==> flow/design.v <==
module clock_converter(board_clk, rst, clk, ce);
input board_clk, rst;
output reg clk;
output ce;
reg a;
always@(posedge board_clk or posedge rst)
	begin
		if (rst)
			begin
				a <= 1'b0;
				clk <= 1'b0;
			end
		else
			begin
				a <= ~a;
				clk <= a;
			end
	end
assign ce = a;
endmodule
module VGA_Controller(board_clk, rst, ce, xCount, yCount, ScreenArea, hsync, vsync, blank_n);
input board_clk, rst, ce;
output reg [9:0]xCount, yCount; 
output reg ScreenArea;  
output hsync, vsync, blank_n;
reg p_hSync, p_vSync; 
localparam [9:0] porchHF = 10'd640;  
localparam [9:0] syncH = 10'd655; 
localparam [9:0] porchHB = 10'd747;  
localparam [9:0] maxH = 10'd793;  
localparam [9:0] porchVF = 10'd480;  
localparam [9:0] syncV = 10'd490;  
localparam [9:0] porchVB = 10'd492;  
localparam [9:0] maxV = 10'd525;  
always@(posedge board_clk or posedge rst)
	begin
		if (rst)
			xCount <= 10'd0;
		else if (ce)
			begin
				if(xCount == maxH)
					xCount <= 10'd0;
				else
					xCount <= xCount + 10'd1;
			end
	end
always@(posedge board_clk or posedge rst)
	begin
		if (rst)
			yCount <= 10'd0;
		else if (ce)
			begin
				if(xCount == maxH)
					begin
						if(yCount == maxV)
							yCount <= 10'd0;
						else
							yCount <= yCount + 10'd1;
					end
			end
	end
always@(posedge board_clk or posedge rst)  
	begin
		if (rst)
			ScreenArea <= 1'b0;
		else if (ce)
			ScreenArea <= ((xCount < porchHF) && (yCount < porchVF)); 
	end
always@(posedge board_clk or posedge rst)  
	begin
		if (rst)
			begin
				p_hSync <= 1'b0;
				p_vSync <= 1'b0;
			end
		else if (ce)
			begin
				p_hSync <= ((xCount >= syncH) && (xCount < porchHB)); 
				p_vSync <= ((yCount >= syncV) && (yCount < porchVB)); 
			end
	end
assign vsync = ~p_vSync; 
assign hsync = ~p_hSync;
assign blank_n = ScreenArea;
endmodule
module blocks(board_clk, rst, ce, xCount, yCount, block);
input board_clk, rst, ce;
input [9:0]xCount;
input [9:0]yCount;
output reg [15:0]block;
localparam [9:0] COL0 = 10'd50, COL1 = 10'd175, COL2 = 10'd300, COL3 = 10'd425;
localparam [9:0] ROW0 = 10'd50, ROW1 = 10'd150, ROW2 = 10'd250, ROW3 = 10'd350;
always@(posedge board_clk or posedge rst) 
	begin
		if (rst)
			block <= 16'd0;
		else if (ce)
			begin
				block[0] <= (xCount > COL0 && xCount < (COL0 + 10'd125)) && (yCount > ROW0 && yCount < (ROW0 + 10'd100));
				block[1] <= (xCount > COL1 && xCount < (COL1 + 10'd125)) && (yCount > ROW0 && yCount < (ROW0 + 10'd100));
				block[2] <= (xCount > COL2 && xCount < (COL2 + 10'd125)) && (yCount > ROW0 && yCount < (ROW0 + 10'd100));
				block[3] <= (xCount > COL3 && xCount < (COL3 + 10'd125)) && (yCount > ROW0 && yCount < (ROW0 + 10'd100));
				block[4] <= (xCount > COL0 && xCount < (COL0 + 10'd125)) && (yCount > ROW1 && yCount < (ROW1 + 10'd100));
				block[5] <= (xCount > COL1 && xCount < (COL1 + 10'd125)) && (yCount > ROW1 && yCount < (ROW1 + 10'd100));
				block[6] <= (xCount > COL2 && xCount < (COL2 + 10'd125)) && (yCount > ROW1 && yCount < (ROW1 + 10'd100));
				block[7] <= (xCount > COL3 && xCount < (COL3 + 10'd125)) && (yCount > ROW1 && yCount < (ROW1 + 10'd100));
				block[8] <= (xCount > COL0 && xCount < (COL0 + 10'd125)) && (yCount > ROW2 && yCount < (ROW2 + 10'd100));
				block[9] <= (xCount > COL1 && xCount < (COL1 + 10'd125)) && (yCount > ROW2 && yCount < (ROW2 + 10'd100));
				block[10] <= (xCount > COL2 && xCount < (COL2 + 10'd125)) && (yCount > ROW2 && yCount < (ROW2 + 10'd100));
				block[11] <= (xCount > COL3 && xCount < (COL3 + 10'd125)) && (yCount > ROW2 && yCount < (ROW2 + 10'd100));
				block[12] <= (xCount > COL0 && xCount < (COL0 + 10'd125)) && (yCount > ROW3 && yCount < (ROW3 + 10'd100));
				block[13] <= (xCount > COL1 && xCount < (COL1 + 10'd125)) && (yCount > ROW3 && yCount < (ROW3 + 10'd100));
				block[14] <= (xCount > COL2 && xCount < (COL2 + 10'd125)) && (yCount > ROW3 && yCount < (ROW3 + 10'd100));
				block[15] <= (xCount > COL3 && xCount < (COL3 + 10'd125)) && (yCount > ROW3 && yCount < (ROW3 + 10'd100));
			end
	end
endmodule
module Runner2048 (board_clk, VGA_R, VGA_G, VGA_B, hsync, vsync, clk, blank_n, rst, inputnums);
input board_clk, rst; 
input [3:0] inputnums; 
output hsync, vsync, clk, blank_n;
wire ce;  
clock_converter clocks(board_clk, rst, clk, ce);  
wire [9:0] xCount; 
wire [9:0] yCount;
wire ScreenArea;
VGA_Controller VGA(board_clk, rst, ce, xCount, yCount, ScreenArea, hsync, vsync, blank_n);
output reg [7:0]VGA_R, VGA_G, VGA_B;
reg R;
reg G;
reg B;
reg Rn, Gn, Bn;  
wire game_over;
wire win;
wire game_over_text = 1'b0;  
wire win_text = 1'b0;  
reg [11:0] row0[3:0];
reg [11:0] row1[3:0];
reg [11:0] row2[3:0];
reg [11:0] row3[3:0];
assign game_over = ((row0[0] !== row0[1]) && (row0[0] !== row1[0]) && (row0[1] !== row1[1]) && (row0[1] !== row0[2]) &&(row0[2] !== row1[2]) &&
	(row0[2] !== row0[3]) && (row0[3] !== row1[3]) && (row1[0] !== row1[1]) && (row1[0] !== row2[0]) && (row1[1] !== row2[1]) && 
	(row1[1] !== row1[2]) && (row1[2] !== row1[3]) && (row1[2] !== row2[2]) && (row1[3] !== row2[3]) && (row2[0] !== row2[1]) && 
	(row2[0] !== row3[0]) && (row2[1] !== row2[2]) && (row2[1] !== row3[1]) && (row2[2] !== row3[2]) && (row2[2] !== row2[3]) && 
	(row2[3] !== row3[3]) && (row3[0] !== row3[1]) && (row3[1] !== row3[2]) && (row3[2] !== row3[3])&&(row0[0] !== 0)&&
	(row0[1] !== 0)&&(row0[2] !== 0)&&(row0[3] !== 0)&&(row1[0] !== 0)&&(row1[1] !== 0)
	&&(row1[2] !== 0)&&(row1[3] !== 0)&&(row2[0] !== 0)&&(row2[1] !== 0)&&(row2[2] !== 0)
	&&(row2[3] !== 0)&&(row3[0] !== 0)&&(row3[1] !== 0)&&(row3[2] !== 0)&&(row3[3] !== 0));
assign win = ((row0[0] == 256) || (row0[1] == 256) || (row0[2] == 256) || (row0[3] == 256) || (row1[0] == 256) || (row1[1] == 256) || (row1[2] == 256) || (row1[3] == 256) || 
(row2[0] == 256) || (row2[1] == 256) || (row2[2] == 256) || (row2[3] == 256) || (row3[0] == 256) || (row3[1] == 256) || (row3[2] == 256) || (row3[3] == 256));
wire [15:0] squares1;
blocks bloc(board_clk, rst, ce, xCount,yCount,squares1);
reg [15:0]squares;
integer i;
integer a;
always @(posedge board_clk or posedge rst)
	begin
		if (rst)
			squares <= 16'd0;
		else if (ce)
			squares <= squares1;
	end
always @(*)
	begin
		if (game_over == 1'b0)
			begin
				if (win == 1'b0)
					begin
						Rn = 1'b0;
						Gn = 1'b0;
						Bn = 1'b0;
						for (i = 0; i < 4; i = i + 1) begin
							if(row0[i] == 0) begin
								Rn = Rn || squares[i];
								Gn = Gn || squares[i];
								Bn = Bn || squares[i];
							end
							else if(row0[i] == 2) begin
								Rn = Rn || squares[i];
							end
							else if(row0[i] == 4) begin
								Bn = Bn || squares[i];
							end
							else if(row0[i] == 8) begin
								Gn = Gn || squares[i];
							end
							else if(row0[i] == 16) begin
								Rn = Rn || squares[i];
								Bn = Bn || squares[i];
							end
							else if(row0[i] == 32) begin
								Rn = Rn || squares[i];
								Gn = Gn || squares[i];
							end
							else if(row0[i] == 64) begin
								Bn = Bn || squares[i];
								Gn = Gn || squares[i];
							end
							else if(row0[i] == 128) begin
								Bn = Bn;
								Gn = Gn;
								Rn = Rn;
							end
						end   
						i = 0;
						for (i = 0; i < 4; i = i + 1) begin
							if(row1[i] == 0) begin
								Rn = Rn || squares[i + 4];
								Gn = Gn || squares[i + 4];
								Bn = Bn || squares[i + 4];
							end
							else if(row1[i] == 2) begin
								Rn = Rn || squares[i + 4];
							end
							else if(row1[i] == 4) begin
								Bn = Bn || squares[i + 4];
							end
							else if(row1[i] == 8) begin
								Gn = Gn || squares[i + 4];
							end
							else if(row1[i] == 16) begin
								Rn = Rn || squares[i + 4];
								Bn = Bn || squares[i + 4];
							end
							else if(row1[i] == 32) begin
								Rn = Rn || squares[i + 4];
								Gn = Gn || squares[i + 4];
							end
							else if(row1[i] == 64) begin
								Bn = Bn || squares[i + 4];
								Gn = Gn || squares[i + 4];
							end
							else if(row1[i] == 128) begin
								Bn = Bn;
								Gn = Gn;
								Rn = Rn;
							end
						end   
						for (i = 0; i < 4; i = i + 1) begin
							if(row2[i] == 0) begin
								Rn = Rn || squares[i + 8];
								Gn = Gn || squares[i + 8];
								Bn = Bn || squares[i + 8];
							end
							else if(row2[i] == 2) begin
								Rn = Rn || squares[i + 8];
							end
							else if(row2[i] == 4) begin
								Bn = Bn || squares[i + 8];
							end
							else if(row2[i] == 8) begin
								Gn = Gn || squares[i + 8];
							end
							else if(row2[i] == 16) begin
								Rn = Rn || squares[i + 8];
								Bn = Bn || squares[i + 8];
							end
							else if(row2[i] == 32) begin
								Rn = Rn || squares[i + 8];
								Gn = Gn || squares[i + 8];
							end
							else if(row2[i] == 64) begin
								Bn = Bn || squares[i + 8];
								Gn = Gn || squares[i + 8];
							end
							else if(row2[i] == 128) begin
								Bn = Bn;
								Gn = Gn;
								Rn = Rn;
							end
						end   
						for (i = 0; i < 4; i = i + 1) begin
							if(row3[i] == 0) begin
								Rn = Rn || squares[i + 12];
								Gn = Gn || squares[i + 12];
								Bn = Bn || squares[i + 12];
							end
							else if(row3[i] == 2) begin
								Rn = Rn || squares[i + 12];
							end
							else if(row3[i] == 4) begin
								Bn = Bn || squares[i + 12];
							end
							else if(row3[i] == 8) begin
								Gn = Gn || squares[i + 12];
							end
							else if(row3[i] == 16) begin
								Rn = Rn || squares[i + 12];
								Bn = Bn || squares[i + 12];
							end
							else if(row3[i] == 32) begin
								Rn = Rn || squares[i + 12];
								Gn = Gn || squares[i + 12];
							end
							else if(row3[i] == 64) begin
								Bn = Bn || squares[i + 12];
								Gn = Gn || squares[i + 12];
							end
							else if(row3[i] == 128) begin
								Bn = Bn;
								Gn = Gn;
								Rn = Rn;
							end
						end   
					end
				else
					begin
						Rn = 1'b0;
						Gn = ScreenArea & !win_text;
						Bn = 1'b0;
					end
			end
		else
			begin
				Rn = ScreenArea & !game_over_text;
				Gn = 1'b0;
				Bn = 1'b0;
			end
	end
always @(posedge board_clk or posedge rst)
	begin
		if (rst)
			begin
				R <= 1'b0;
				G <= 1'b0;
				B <= 1'b0;
			end
		else if (ce)
			begin
				R <= Rn;
				G <= Gn;
				B <= Bn;
			end
	end
reg [2:0] state;
reg [3:0] NS;
reg [3:0] inputnumbers;
reg ran;  
reg terminate;  
reg terminate_q;  
parameter START = 3'b000,
          MOVEUP = 3'b001,
          MOVEDOWN = 3'b010,
          MOVELEFT = 3'b011,
          MOVERIGHT = 3'b100,
			 REVERSETRANSLATE = 3'b101,
			 CHECK = 3'b111; 
reg [11:0] vert0[3:0];
reg [11:0] vert1[3:0];
reg [11:0] vert2[3:0];
reg [11:0] vert3[3:0];
always @ (posedge board_clk, posedge rst) 
	begin 
	if(rst)  begin 
	row0[0] <= 12'd0; 
	row0[1] <= 12'd0; 
	row0[2] <= 12'd0; 
	row0[3] <= 12'd0; 
	row1[0] <= 12'd0; 
	row1[1] <= 12'd0; 
	row1[2] <= 12'd0; 
	row1[3] <= 12'd0; 
	row2[0] <= 12'd0; 
	row2[1] <= 12'd0; 
	row2[2] <= 12'd0; 
	row2[3] <= 12'd0; 
	row3[0] <= 12'd0; 
	row3[1] <= 12'd0; 
	row3[2] <= 12'd0; 
	row3[3] <= 12'd0; 
	ran = 0;
	terminate = 0;
	terminate_q <= 1'b0;
	NS <= START;
 vert0[0] <= 12'd0;  
			  vert0[1] <= 12'd0; 
			  vert0[2] <= 12'd0; 
			  vert0[3] <= 12'd0; 
			  vert1[0] <= 12'd0; 
			  vert1[1] <= 12'd0; 
			  vert1[2] <= 12'd0; 
			  vert1[3] <= 12'd0; 
			  vert2[0] <= 12'd0; 
			  vert2[1] <= 12'd0; 
			  vert2[2] <= 12'd0; 
			  vert2[3] <= 12'd0; 
			  vert3[0] <= 12'd0; 
			  vert3[1] <= 12'd0; 
			  vert3[2] <= 12'd0; 
			  vert3[3] <= 12'd0; 
	end 
	else begin 
	ran = 0;
	terminate = terminate_q;
	case (state) 
		START: begin 
			case(inputnums)
				4'b0111: begin 
					NS <= MOVEUP;
					end 
				4'b1011: begin 
					NS <= MOVEDOWN;
					end 
				4'b1101: begin 
					NS <= MOVELEFT;
					end 
				4'b1110: begin 
				   NS <= MOVERIGHT;
					end 
				default: begin 
				    vert0[0] <= row0[0]; 
			  vert0[1] <= row1[0];
			  vert0[2] <= row2[0];
			  vert0[3] <= row3[0];
			  vert1[0] <= row0[1];
			  vert1[1] <= row1[1];
			  vert1[2] <= row2[1];
			  vert1[3] <= row3[1];
			  vert2[0] <= row0[2];
			  vert2[1] <= row1[2];
			  vert2[2] <= row2[2];
			  vert2[3] <= row3[2];
			  vert3[0] <= row0[3];
			  vert3[1] <= row1[3];
			  vert3[2] <= row2[3];
			  vert3[3] <= row3[3];
					ran = 0;
					NS <= START; 
					terminate = 0;
					end 
				endcase
		   end 
		REVERSETRANSLATE: begin 
			row0[0] <= vert0[0];
			row0[1] <= vert1[0]; 
			row0[2] <= vert2[0]; 
			row0[3] <= vert3[0]; 
			row1[0] <= vert0[1];
			row1[1] <= vert1[1]; 
			row1[2] <= vert2[1]; 
			row1[3] <= vert3[1]; 
			row2[0] <= vert0[2]; 
			row2[1] <= vert1[2]; 
			row2[2] <= vert2[2]; 
			row2[3] <= vert3[2]; 
			row3[0] <= vert0[3]; 
			row3[1] <= vert1[3]; 
			row3[2] <= vert2[3]; 
			row3[3] <= vert3[3]; 
			 terminate = 0;
			NS <= CHECK; 
		end 
		MOVEUP: begin 
						for (a = 0; a < 3; a = a + 1) begin
						  if (((vert0[a] == 12'd0) || (vert0[a] == vert0[a + 1]))&&!(vert0[a] + vert0[a+1] == 12'd0)&&!(terminate)) begin
							 vert0[a] <= vert0[a] + vert0[a + 1];
							 vert0[a + 1] <= 12'd0;
							 ran = 1;
							 terminate  = 1;
						  end
						  end 
						for (a = 0; a < 3; a = a + 1) begin
						  if (((vert1[a] == 12'd0) || (vert1[a] == vert1[a + 1]))&&!(vert1[a] + vert1[a+1] == 12'd0)&&!(terminate) ) begin
							 vert1[a] <= vert1[a] + vert1[a + 1];
							 vert1[a + 1] <= 12'd0;
							 ran = 1;
							 terminate = 1;
						  end
						 end 
						 for (a = 0; a < 3; a = a + 1) begin
						  if (((vert2[a] == 12'd0) || (vert2[a] == vert2[a + 1]))&&!(vert2[a] + vert2[a+1] == 12'd0)&&!(terminate) ) begin
							 vert2[a] <= vert2[a] + vert2[a + 1];
							 vert2[a + 1] <= 12'd0;
							 ran = 1;
							 terminate = 1;
						  end
						 end 
						 for (a = 0; a < 3; a = a + 1) begin
						  if (((vert3[a] == 12'd0) || (vert3[a] == vert3[a + 1]))&&!(vert3[a] + vert3[a+1] == 12'd0)&&!(terminate)) begin
							 vert3[a] <= vert3[a] + vert3[a + 1];
							 vert3[a + 1] <= 12'd0;
							 ran = 1;
							 terminate = 1;
						  end
						 end 
						if(ran == 1) begin 
						 NS <= MOVEUP; 
						 ran = 0;
						 terminate = 0;
						 end 
						 else begin 
						  terminate = 0;
						 NS <= REVERSETRANSLATE;
						end 
		end 
		MOVEDOWN: begin 
		   for (a = 3; a > 0; a = a - 1) begin
			 if (((vert0[a] == 12'd0) || (vert0[a] == vert0[a - 1])) && !(vert0[a] + vert0[a - 1] == 12'd0) && !(terminate)) begin
				vert0[a] <= vert0[a] + vert0[a - 1];
				vert0[a - 1] <= 12'd0;
				ran = 1;
				terminate = 1;
			 end
		  end
		  for (a = 3; a > 0; a = a - 1) begin
			 if (((vert1[a] == 12'd0) || (vert1[a] == vert1[a - 1])) && !(vert1[a] + vert1[a - 1] == 12'd0) && !(terminate)) begin
				vert1[a] <= vert1[a] + vert1[a - 1];
				vert1[a - 1] <= 12'd0;
				ran = 1;
				terminate = 1;
			 end
		  end
		  for (a = 3; a > 0; a = a - 1) begin
			 if (((vert2[a] == 12'd0) || (vert2[a] == vert2[a - 1])) && !(vert2[a] + vert2[a - 1] == 12'd0) && !(terminate)) begin
				vert2[a] <= vert2[a] + vert2[a - 1];
				vert2[a - 1] <= 12'd0;
				ran = 1;
				terminate = 1;
			 end
		  end
		  for (a = 3; a > 0; a = a - 1) begin
			 if (((vert3[a] == 12'd0) || (vert3[a] == vert3[a - 1])) && !(vert3[a] + vert3[a - 1] == 12'd0) && !(terminate)) begin
				vert3[a] <= vert3[a] + vert3[a - 1];
				vert3[a - 1] <= 12'd0;
				ran = 1;
				terminate = 1;
			 end
		  end
		  if(ran == 1) begin 
			 NS <= MOVEDOWN;
			 ran = 0;
			 terminate = 0;
		  end else begin
			 NS <= REVERSETRANSLATE;
			 terminate = 0;
		  end
		end
		MOVELEFT: begin
						for (a = 0; a < 3; a = a + 1) begin
						  if (((row0[a] == 12'd0) || (row0[a] == row0[a + 1]))&&!(row0[a] + row0[a+1] == 12'd0)&&!(terminate)) begin
							 row0[a] <= row0[a] + row0[a + 1];
							 row0[a + 1] <= 12'd0;
							 ran = 1;
							 terminate  = 1;
						  end
						  end 
						for (a = 0; a < 3; a = a + 1) begin
						  if (((row1[a] == 12'd0) || (row1[a] == row1[a + 1]))&&!(row1[a] + row1[a+1] == 12'd0)&&!(terminate) ) begin
							 row1[a] <= row1[a] + row1[a + 1];
							 row1[a + 1] <= 12'd0;
							 ran = 1;
							 terminate = 1;
						  end
						 end 
						 for (a = 0; a < 3; a = a + 1) begin
						  if (((row2[a] == 12'd0) || (row2[a] == row2[a + 1]))&&!(row2[a] + row2[a+1] == 12'd0)&&!(terminate) ) begin
							 row2[a] <= row2[a] + row2[a + 1];
							 row2[a + 1] <= 12'd0;
							 ran = 1;
							 terminate = 1;
						  end
						 end 
						 for (a = 0; a < 3; a = a + 1) begin
						  if (((row3[a] == 12'd0) || (row3[a] == row3[a + 1]))&&!(row3[a] + row3[a+1] == 12'd0)&&!(terminate)) begin
							 row3[a] <= row3[a] + row3[a + 1];
							 row3[a + 1] <= 12'd0;
							 ran = 1;
							 terminate = 1;
						  end
						 end 
						if(ran == 1) begin 
						 NS <= MOVELEFT; 
						 ran = 0;
						 terminate = 0;
						 end 
						 else begin 
						  terminate = 0;
						 NS <= CHECK;
						end 
		end
		MOVERIGHT: begin
		  for (a = 3; a > 0; a = a - 1) begin
			 if (((row0[a] == 12'd0) || (row0[a] == row0[a - 1])) && !(row0[a] + row0[a - 1] == 12'd0) && !(terminate)) begin
				row0[a] <= row0[a] + row0[a - 1];
				row0[a - 1] <= 12'd0;
				ran = 1;
				terminate = 1;
			 end
		  end
		  for (a = 3; a > 0; a = a - 1) begin
			 if (((row1[a] == 12'd0) || (row1[a] == row1[a - 1])) && !(row1[a] + row1[a - 1] == 12'd0) && !(terminate)) begin
				row1[a] <= row1[a] + row1[a - 1];
				row1[a - 1] <= 12'd0;
				ran = 1;
				terminate = 1;
			 end
		  end
		  for (a = 3; a > 0; a = a - 1) begin
			 if (((row2[a] == 12'd0) || (row2[a] == row2[a - 1])) && !(row2[a] + row2[a - 1] == 12'd0) && !(terminate)) begin
				row2[a] <= row2[a] + row2[a - 1];
				row2[a - 1] <= 12'd0;
				ran = 1;
				terminate = 1;
			 end
		  end
		  for (a = 3; a > 0; a = a - 1) begin
			 if (((row3[a] == 12'd0) || (row3[a] == row3[a - 1])) && !(row3[a] + row3[a - 1] == 12'd0) && !(terminate)) begin
				row3[a] <= row3[a] + row3[a - 1];
				row3[a - 1] <= 12'd0;
				ran = 1;
				terminate = 1;
			 end
		  end
		  if(ran == 1) begin 
			 NS <= MOVERIGHT;
			 ran = 0;
			 terminate = 0;
		  end else begin
			 NS <= CHECK;
			 terminate = 0;
		  end
		end
		CHECK: begin
		if( inputnums == 4'b1111) begin 
			if(row0[0] == 0 || row0[1] == 0 || row0[2] == 0 || row0[3] == 0) begin
				for (a = 0; a < 4; a = a + 1) begin
						  if ((row0[a] == 0) && !(terminate)) begin
							row0[a] <= 12'd2;;
							terminate = 1;
						  end
				 end 
				 NS <= START; 
			end 
			else if(row1[0] == 0 || row1[1] == 0 || row1[2] == 0 || row1[3] == 0) begin
				for (a = 0; a < 4; a = a + 1) begin
						  if ((row1[a] == 0) && !(terminate)) begin
							row1[a] <= 12'd2;;
							terminate = 1;
						  end
				 end 
				 NS <= START; 
			end 
			else if(row2[0] == 0 || row2[1] == 0 || row2[2] == 0 || row2[3] == 0) begin
				for (a = 0; a < 4; a = a + 1) begin
						  if ((row2[a] == 0) && !(terminate)) begin
							row2[a] <= 12'd2;;
							terminate = 1;
						  end
				 end 
				 NS <= START; 
			end 
			else if(row3[0] == 0 || row3[1] == 0 || row3[2] == 0 || row3[3] == 0) begin
				for (a = 0; a < 4; a = a + 1) begin
						  if ((row3[a] == 0) && !(terminate)) begin
							row3[a] <= 12'd2;
							terminate = 1;
						  end
				 end
				NS <= START; 
			end 
			else begin 
			NS <= START;
		end 
		end 
		else 
		begin 
		NS<= CHECK;
		end
		end
	endcase 
	terminate_q <= terminate;
	end 
	end 
always @ (posedge board_clk, posedge rst) 
	begin 
	if(rst)  begin 
	state <= START;
	end 
	else begin 
	state <= NS; 
	end 
	end 
always @ (posedge board_clk or posedge rst)
	begin
		if (rst)
			begin
				VGA_R <= 8'd0;
				VGA_G <= 8'd0;
				VGA_B <= 8'd0;
			end
		else if (ce)
			begin
				VGA_R <= {8{R}};
				VGA_G <= {8{G}};
				VGA_B <= {8{B}};
			end
	end 
endmodule
--- tool output ---
Tool chain data of Runner2048
Module Runner2048 before and after one edit of its RTL, step after step.
Lines under "before" count in the file above, lines under "after" in the edited file.
"change": "after" minus "before" as printed here. "rel. change": 100 x difference / "before".
Library cell names are shortened.
The mark - stands for no value.
Inputs
  top module: Runner2048
  clock input: board_clk
  standard-cell library: sky130hd
  library corner: tt_025C_1v80

Diff
The edit as a unified diff against the file above.
This change comes from a script, not from a designer. The edited design behaves differently; no optimisation was intended.
begin of diff
@@ -125,5 +125,12 @@
 wire [9:0] yCount;
 wire ScreenArea;
-VGA_Controller VGA(board_clk, rst, ce, xCount, yCount, ScreenArea, hsync, vsync, blank_n);
+wire blank_n_p, blank_n_n;
+wire hsync_p, hsync_n;
+wire ScreenArea_p, ScreenArea_n;
+VGA_Controller VGA(board_clk, rst, ce, xCount, yCount, ScreenArea_p, hsync_p, vsync, blank_n_p);
+VGA_Controller VGA_twin (board_clk, rst, ~ce, , , ScreenArea_n, hsync_n, , blank_n_n);
+assign blank_n = blank_n_p ^ blank_n_n;
+assign hsync = hsync_p ^ hsync_n;
+assign ScreenArea = ScreenArea_p ^ ScreenArea_n;
 output reg [7:0]VGA_R, VGA_G, VGA_B;
 reg R;
end of diff

Word level
Yosys after proc, flatten, opt, wreduce and memory -nomap, before mapping. Print and check cells are not counted.
Bit counts
  flip-flop bits (word level): before 454, after 476, change +22, rel. change +4.85%
  output and inout bits: before 28, after 28, change 0, rel. change 0.00%
  elaborated cells: before 1752, after 1772, change +20, rel. change +1.14%
Cells by class
  add/subtract/negate cells: before 26, after 28, change +2, rel. change +7.69%
  order comparisons: before 22, after 26, change +4, rel. change +18.18%
  equal/unequal tests: before 303, after 305, change +2, rel. change +0.66%
  mux-type cells: before 857, after 859, change +2, rel. change +0.23%
  bitwise logic cells: before 3, after 6, change +3, rel. change +100.00%
  reductions and logical operators: before 476, after 479, change +3, rel. change +0.63%
Operator list
  1-bit logical AND: before 178, after 180, change +2, rel. change +1.12%
  10-bit < comparator (second input constant): before 3, after 5, change +2, rel. change +66.67%
  10-bit by 1-bit adder with 10-bit output (second input constant): before 2, after 4, change +2, rel. change +100.00%
  10-bit equality test (second input constant): before 2, after 4, change +2, rel. change +100.00%
  10-bit 2-to-1 mux: before 2, after 4, change +2, rel. change +100.00%
  1-bit bitwise XOR: before 0, after 2, change +2
  10-bit by 9-bit < comparator with 1-bit output (second input constant): before 6, after 7, change +1, rel. change +16.67%
  1-bit inverter: before 3, after 4, change +1, rel. change +33.33%
  10-bit greater-or-equal comparator (second input constant): before 1, after 2, change +1, rel. change +100.00%
  2-bit AND reduction: before 1, after 2, change +1, rel. change +100.00%
  1-bit 2-to-1 mux: before 631, after 631, change 0, rel. change 0.00%
  12-bit 2-to-1 mux: before 184, after 184, change 0, rel. change 0.00%
  1-bit logical OR: before 120, after 120, change 0, rel. change 0.00%
  1-bit zero test: before 81, after 81, change 0, rel. change 0.00%
  2-bit inequality test (second input constant): before 57, after 57, change 0, rel. change 0.00%
  12-bit zero test: before 56, after 56, change 0, rel. change 0.00%
  12-bit equality test: before 48, after 48, change 0, rel. change 0.00%
  3-bit inequality test (second input constant): before 32, after 32, change 0, rel. change 0.00%
  12-bit adder: before 24, after 24, change 0, rel. change 0.00%
  12-bit !== test: before 24, after 24, change 0, rel. change 0.00%
  4-bit AND reduction: before 17, after 17, change 0, rel. change 0.00%
  12-bit by 2-bit equality test with 1-bit output (second input constant): before 16, after 16, change 0, rel. change 0.00%
  12-bit by 3-bit equality test with 1-bit output (second input constant): before 16, after 16, change 0, rel. change 0.00%
  12-bit by 4-bit equality test with 1-bit output (second input constant): before 16, after 16, change 0, rel. change 0.00%
  12-bit by 5-bit equality test with 1-bit output (second input constant): before 16, after 16, change 0, rel. change 0.00%
  12-bit by 6-bit equality test with 1-bit output (second input constant): before 16, after 16, change 0, rel. change 0.00%
  12-bit by 7-bit equality test with 1-bit output (second input constant): before 16, after 16, change 0, rel. change 0.00%
  12-bit by 9-bit equality test with 1-bit output (second input constant): before 16, after 16, change 0, rel. change 0.00%
The list need not be complete.

Logic depth
Depth = most cells in a row (Yosys ltp): at word level without a register or memory, in the mapped netlist without a sequential cell, where the memories' decode and read muxes count.
Logic depth
  word-level depth: before 191, after 191, change 0, rel. change 0.00%
  ABC_AREA: before 0, after 0
  gate-level depth with buffers: before 15, after 16, change +1, rel. change +6.67%
  depth with buffers taken out: before 13, after 13, change 0, rel. change 0.00%

Synthesis result
Source: synth_stat.txt of the flow (Yosys; design flattened, memories mapped). It holds for the ABC_AREA given above (unset counts as 0); a run with the other value may have another netlist.
Mapped netlist
  standard cells after synthesis: before 5127, after 5234, change +107, rel. change +2.09%
  synthesis area (mm2): before 0.043787, after 0.0446778, change +0.0008908, rel. change +2.03%
  area of sequential cells (mm2): before 0.0113609, after 0.0119114, change +0.0005505, rel. change +4.85%
  flip-flop cells: before 454, after 476, change +22, rel. change +4.85%
  buffer cells: before 319, after 343, change +24, rel. change +7.52%
Cell types
  nor2_1: before 272, after 333, change +61, rel. change +22.43%
  mux2_2: before 326, after 272, change -54, rel. change -16.56%
  nand2_1: before 374, after 406, change +32, rel. change +8.56%
  nand4_1: before 75, after 102, change +27, rel. change +36.00%
  xor2_1: before 181, after 206, change +25, rel. change +13.81%
  a222oi_1: before 14, after 37, change +23, rel. change +164.29%
  dfrtp_1: before 454, after 476, change +22, rel. change +4.85%
  clkbuf_1: before 265, after 285, change +20, rel. change +7.55%
  o21ai_0: before 335, after 316, change -19, rel. change -5.67%
  inv_1: before 197, after 178, change -19, rel. change -9.64%
  a22oi_1: before 93, after 75, change -18, rel. change -19.35%
  mux2i_1: before 32, after 47, change +15, rel. change +46.88%
  nor4_1: before 191, after 205, change +14, rel. change +7.33%
  o21a_1: before 50, after 36, change -14, rel. change -28.00%
  a221oi_1: before 9, after 23, change +14, rel. change +155.56%
  a21o_1: before 92, after 79, change -13, rel. change -14.13%
  a32oi_1: before 20, after 7, change -13, rel. change -65.00%
  mux2_1: before 20, after 8, change -12, rel. change -60.00%
The list need not be complete.
By module: a second synthesis without flattening, with its own total; a netlist apart from the flattened one above.
Second synthesis, totals
  cells (unflattened synthesis): before 5119, after 5257, change +138, rel. change +2.70%
  area total of the unflattened synthesis (mm2): before 0.0435856, after 0.0447629, change +0.0011773, rel. change +2.70%
Each row is one instance without its submodules.
Modules, before
  Runner2048: instances 1, cells 4890, area 0.0413046 mm2
  VGA_Controller: instances 1, cells 120, area 0.0011986 mm2
  blocks: instances 1, cells 105, area 0.0010247 mm2
  clock_converter: instances 1, cells 4, area 0.0000576 mm2
Modules, after
  Runner2048: instances 1, cells 4908, area 0.0412833 mm2
  VGA_Controller: instances 2, cells 120, area 0.0011986 mm2
  blocks: instances 1, cells 105, area 0.0010247 mm2
  clock_converter: instances 1, cells 4, area 0.0000576 mm2

Path before layout
Source: OpenSTA report_checks on the synthesized netlist (no wires, ideal clock, input and output delay 20% of the period each), path of least setup slack; recovery checks are left aside. Register names are those of the netlist, which keeps one name where synthesis merged equal registers.
Timing path post-synthesis
  path kind: before input -> register, after input -> register
  start point: before input port inputnums[1], after input port inputnums[1]
  end point: before register vert1[0][0], after register vert0[1][11]
  clock period (ns): before 20.0, after 20.0, change 0.0, rel. change 0.00%
  arrival time (ns): before 6.073, after 6.285, change +0.212, rel. change +3.49%
  required time (ns): before 19.875, after 19.875, change 0.000, rel. change 0.00%
  slack (ns): before 13.802, after 13.590, change -0.212
  path delay (ns): before 2.198, after 2.410, change +0.212, rel. change +9.65%
  stages on the path: before 10, after 13, change +3, rel. change +30.00%
  buffers on the path: before 3, after 3, change 0, rel. change 0.00%
  synthesis period reached (ns): before 6.198, after 6.41, change +0.212, rel. change +3.42%
"path delay" is the arrival time less input delay plus setup time.
"stages on the path": output pins that drive a net of the path, with the launching flip-flop's if there is one; two outputs of one cell count as two.
"synthesis period reached" = period - worst setup slack (recovery checks aside). The figure is calculated, with input and output delays left at 20% of the set period.
The rows between start and end are the longest chain of elaborated cells between them; the timing report does not say that the signal goes this way. Where chains are equally long, one stands for them.
A line is the first line of the expression or statement that the cell stems from. Yosys adds cells for indexed reads and writes and turns some case tables into memories.
A register here has more assigning lines than the two given.
On the way, post-synthesis, before
  path through: clkbuf_1 -> xnor2_1 -> a21oi_1 -> a21oi_1 -> or3_1 -> and3_1 -> clkbuf_1 -> o211ai_1 -> clkbuf_1 -> mux2_2
  cells in the longest elaborated chain: 4
  elaborated cells on any way between the ends: 9
  source lines of those cells: 2
  those cells by class: 5 x eq/ne; 2 x mux; 2 x reduce/logical
Ends and longest elaborated chain, post-synthesis, before
  start: declaration: line 120  | input [3:0] inputnums;
  4-bit equality test: line 397  | case(inputnums)
  4-bit OR reduction
  12-bit 2-to-1 mux: line 397
  12-bit parallel mux with 3-bit select: line 395  | case (state)
  end: assignment: line 415  | vert1[0] <= row0[1];
  end: assignment: line 464  | vert1[a] <= vert1[a] + vert1[a + 1];
  end: declaration: line 349  | reg [11:0] vert1[3:0];
On the way, post-synthesis, after
  path through: clkbuf_1 -> xor2_1 -> nand2_1 -> o21ai_0 -> a21oi_1 -> nor3_1 -> or3_1 -> clkbuf_1 -> a21oi_1 -> a21o_1 -> o21ai_0 -> clkbuf_1 -> mux2_2
  cells in the longest elaborated chain: 4
  elaborated cells on any way between the ends: 9
  source lines of those cells: 2
  those cells by class: 5 x eq/ne; 2 x mux; 2 x reduce/logical
Ends and longest elaborated chain, post-synthesis, after
  start: declaration: line 120  | input [3:0] inputnums;
  4-bit equality test: line 404  | case(inputnums)
  4-bit OR reduction
  12-bit 2-to-1 mux: line 404
  12-bit parallel mux with 3-bit select: line 402  | case (state)
  end: assignment: line 419  | vert0[1] <= row1[0];
  end: assignment: line 463  | vert0[a] <= vert0[a] + vert0[a + 1];
  end: declaration: line 355  | reg [11:0] vert0[3:0];

Path in the finished layout
Path of least setup slack in the final report of each run of pair 1 (OpenROAD, finished layout, wires in). Where an end is a register, its clock arrival counts in the times.
Timing path post-layout
  path kind: before register -> register, after register -> register
  start point: before register vert0[2][0], after register vert0[1][0]
  end point: before register vert3[2][5], after register vert2[2][6]
  clock period (ns): before 7.3, after 7.3, change 0.0, rel. change 0.00%
  arrival time (ns): before 6.88, after 6.69, change -0.19, rel. change -2.76%
  required time (ns): before 7.87, after 7.88, change +0.01, rel. change +0.13%
  slack (ns): before 0.99, after 1.20, change +0.21
  stages on the path: before 14, after 15, change +1, rel. change +7.14%
  buffers on the path: before 0, after 1, change +1
The rows between start and end are the longest chain of elaborated cells between them; the timing report does not say that the signal goes this way. Where chains are equally long, one stands for them.
A register here has more assigning lines than the two given.
On the way, post-layout, before
  path through: dfrtp_1 -> ha_1 -> fa_1 -> a211oi_1 -> o211ai_1 -> a41oi_1 -> xnor2_1 -> or3_1 -> o31ai_1 -> and3_1 -> nand3_1 -> or3b_1 -> a211oi_2 -> mux2_2
  cells in the longest elaborated chain: 47
  elaborated cells on any way between the ends: 109
  those cells by class: 2 x add/sub; 6 x eq/ne; 45 x mux; 56 x reduce/logical
Ends and longest elaborated chain, post-layout, before
  start: declaration: line 348  | reg [11:0] vert0[3:0];
  start: assignment: line 413  | vert0[2] <= row2[0];
  start: assignment: line 456  | vert0[a] <= vert0[a] + vert0[a + 1];
  12-bit adder: line 498  | if (((vert0[a] == 12'd0) || (vert0[a] == vert0[a - 1])) && !(vert0[a] + vert0[a - 1] == 12'd0) && !(terminate) ...
  12-bit zero test: line 498
  1-bit zero test: line 498
  1-bit logical AND x2: line 498
  1-bit 2-to-1 mux: line 498
  1-bit 2-to-1 mux: line 395  | case (state)
  1-bit zero test: line 498
  [32 not listed]
  1-bit logical AND: line 522  | if (((vert3[a] == 12'd0) || (vert3[a] == vert3[a - 1])) && !(vert3[a] + vert3[a - 1] == 12'd0) && !(terminate) ...
  1-bit 2-to-1 mux: line 522
  1-bit 2-to-1 mux: line 395
  1-bit zero test: line 522
  1-bit logical AND: line 522
  12-bit 2-to-1 mux: line 522
  12-bit parallel mux with 3-bit select: line 395
  end: assignment: line 425  | vert3[2] <= row2[3];
  end: assignment: line 480  | vert3[a] <= vert3[a] + vert3[a + 1];
  end: declaration: line 351  | reg [11:0] vert3[3:0];
On the way, post-layout, after
  path through: dfrtp_1 -> ha_1 -> fa_1 -> a211oi_1 -> o31ai_1 -> xor2_1 -> or4_1 -> nor4_1 -> a22o_1 -> nand4bb_1 -> buf_4 -> nor3_2 -> o21ai_0 -> a211oi_2 -> mux2_2
  cells in the longest elaborated chain: 39
  elaborated cells on any way between the ends: 85
  those cells by class: 2 x add/sub; 6 x eq/ne; 33 x mux; 44 x reduce/logical
Ends and longest elaborated chain, post-layout, after
  start: declaration: line 355  | reg [11:0] vert0[3:0];
  start: assignment: line 419  | vert0[1] <= row1[0];
  start: assignment: line 463  | vert0[a] <= vert0[a] + vert0[a + 1];
  12-bit adder: line 462  | if (((vert0[a] == 12'd0) || (vert0[a] == vert0[a + 1]))&&!(vert0[a] + vert0[a+1] == 12'd0)&&!(terminate)) begi ...
  12-bit zero test: line 462
  1-bit zero test: line 462
  1-bit logical AND x2: line 462
  1-bit 2-to-1 mux: line 462
  1-bit 2-to-1 mux: line 402  | case (state)
  1-bit zero test: line 462
  [24 not listed]
  1-bit logical AND: line 478  | if (((vert2[a] == 12'd0) || (vert2[a] == vert2[a + 1]))&&!(vert2[a] + vert2[a+1] == 12'd0)&&!(terminate) ) beg ...
  1-bit 2-to-1 mux: line 478
  1-bit 2-to-1 mux: line 402
  1-bit zero test: line 478
  1-bit logical AND: line 478
  12-bit 2-to-1 mux: line 478
  12-bit parallel mux with 3-bit select: line 402
  end: assignment: line 428  | vert2[2] <= row2[2];
  end: assignment: line 479  | vert2[a] <= vert2[a] + vert2[a + 1];
  end: declaration: line 357  | reg [11:0] vert2[3:0];

Measured runs
Runs of the flow (Yosys, OpenROAD) on both versions; the two runs of a pair have the same settings. The constraints put input and output delay at 20% of the set period each and load the outputs with 0.01 pF.
Flow settings, pair 1
  period_ns: 7.3
  CAP_MARGIN: 20
  CORE_MARGIN: 2
  CORE_UTILIZATION: 40
  SLEW_MARGIN: 20
Final reports, pair 1
  chip area after synthesis (Yosys) (mm2): before 0.043787, after 0.0446778, change +0.0008908, rel. change +2.03%
  die footprint (mm2): before 0.112131, after 0.114383, change +0.002252, rel. change +2.01%
  standard-cell area after layout (mm2): before 0.0476132, after 0.0483038, change +0.0006906, rel. change +1.45%
  utilization after layout: before 0.438, after 0.436, change -0.002
  setup slack of the critical path (ns): before 0.990, after 1.196, change +0.206
  post-route setup TNS (ns): before 0.000, after 0.000, change 0.000
  smallest hold slack (ns): before 0.375, after 0.380, change +0.005
  period achieved (ns): before 6.310, after 6.104, change -0.206, rel. change -3.26%
Flow settings, pair 2
  CAP_MARGIN: 30
  CORE_ASPECT_RATIO: 1.33
  CORE_UTILIZATION: 27
  GPL_TIMING_DRIVEN: 1
  MAX_ROUTING_LAYER: met4
  MIN_ROUTING_LAYER: met2
  PLACE_DENSITY_LB_ADDON: 0.1
  period_ns: 4.47
  CORE_MARGIN: 2
  SLEW_MARGIN: 20
Final reports, pair 2
  chip area after synthesis (Yosys) (mm2): before 0.043787, after 0.0446778, change +0.0008908, rel. change +2.03%
  die footprint (mm2): before 0.165443, after 0.168776, change +0.003333, rel. change +2.01%
  standard-cell area after layout (mm2): before 0.0601127, after 0.0620645, change +0.0019518, rel. change +3.25%
  utilization after layout: before 0.373, after 0.376, change +0.003
  setup slack of the critical path (ns): before -0.364, after -0.314, change +0.050
  post-route setup TNS (ns): before -33.486, after -41.422, change -7.936
  smallest hold slack (ns): before 0.370, after 0.374, change +0.004
  period achieved (ns): before 4.834, after 4.784, change -0.050, rel. change -1.03%
"period achieved" is the run's clock period less its worst setup slack. It is reckoned from that one timing run; input and output delays stay at 20% of the period that was set.
--- end ---
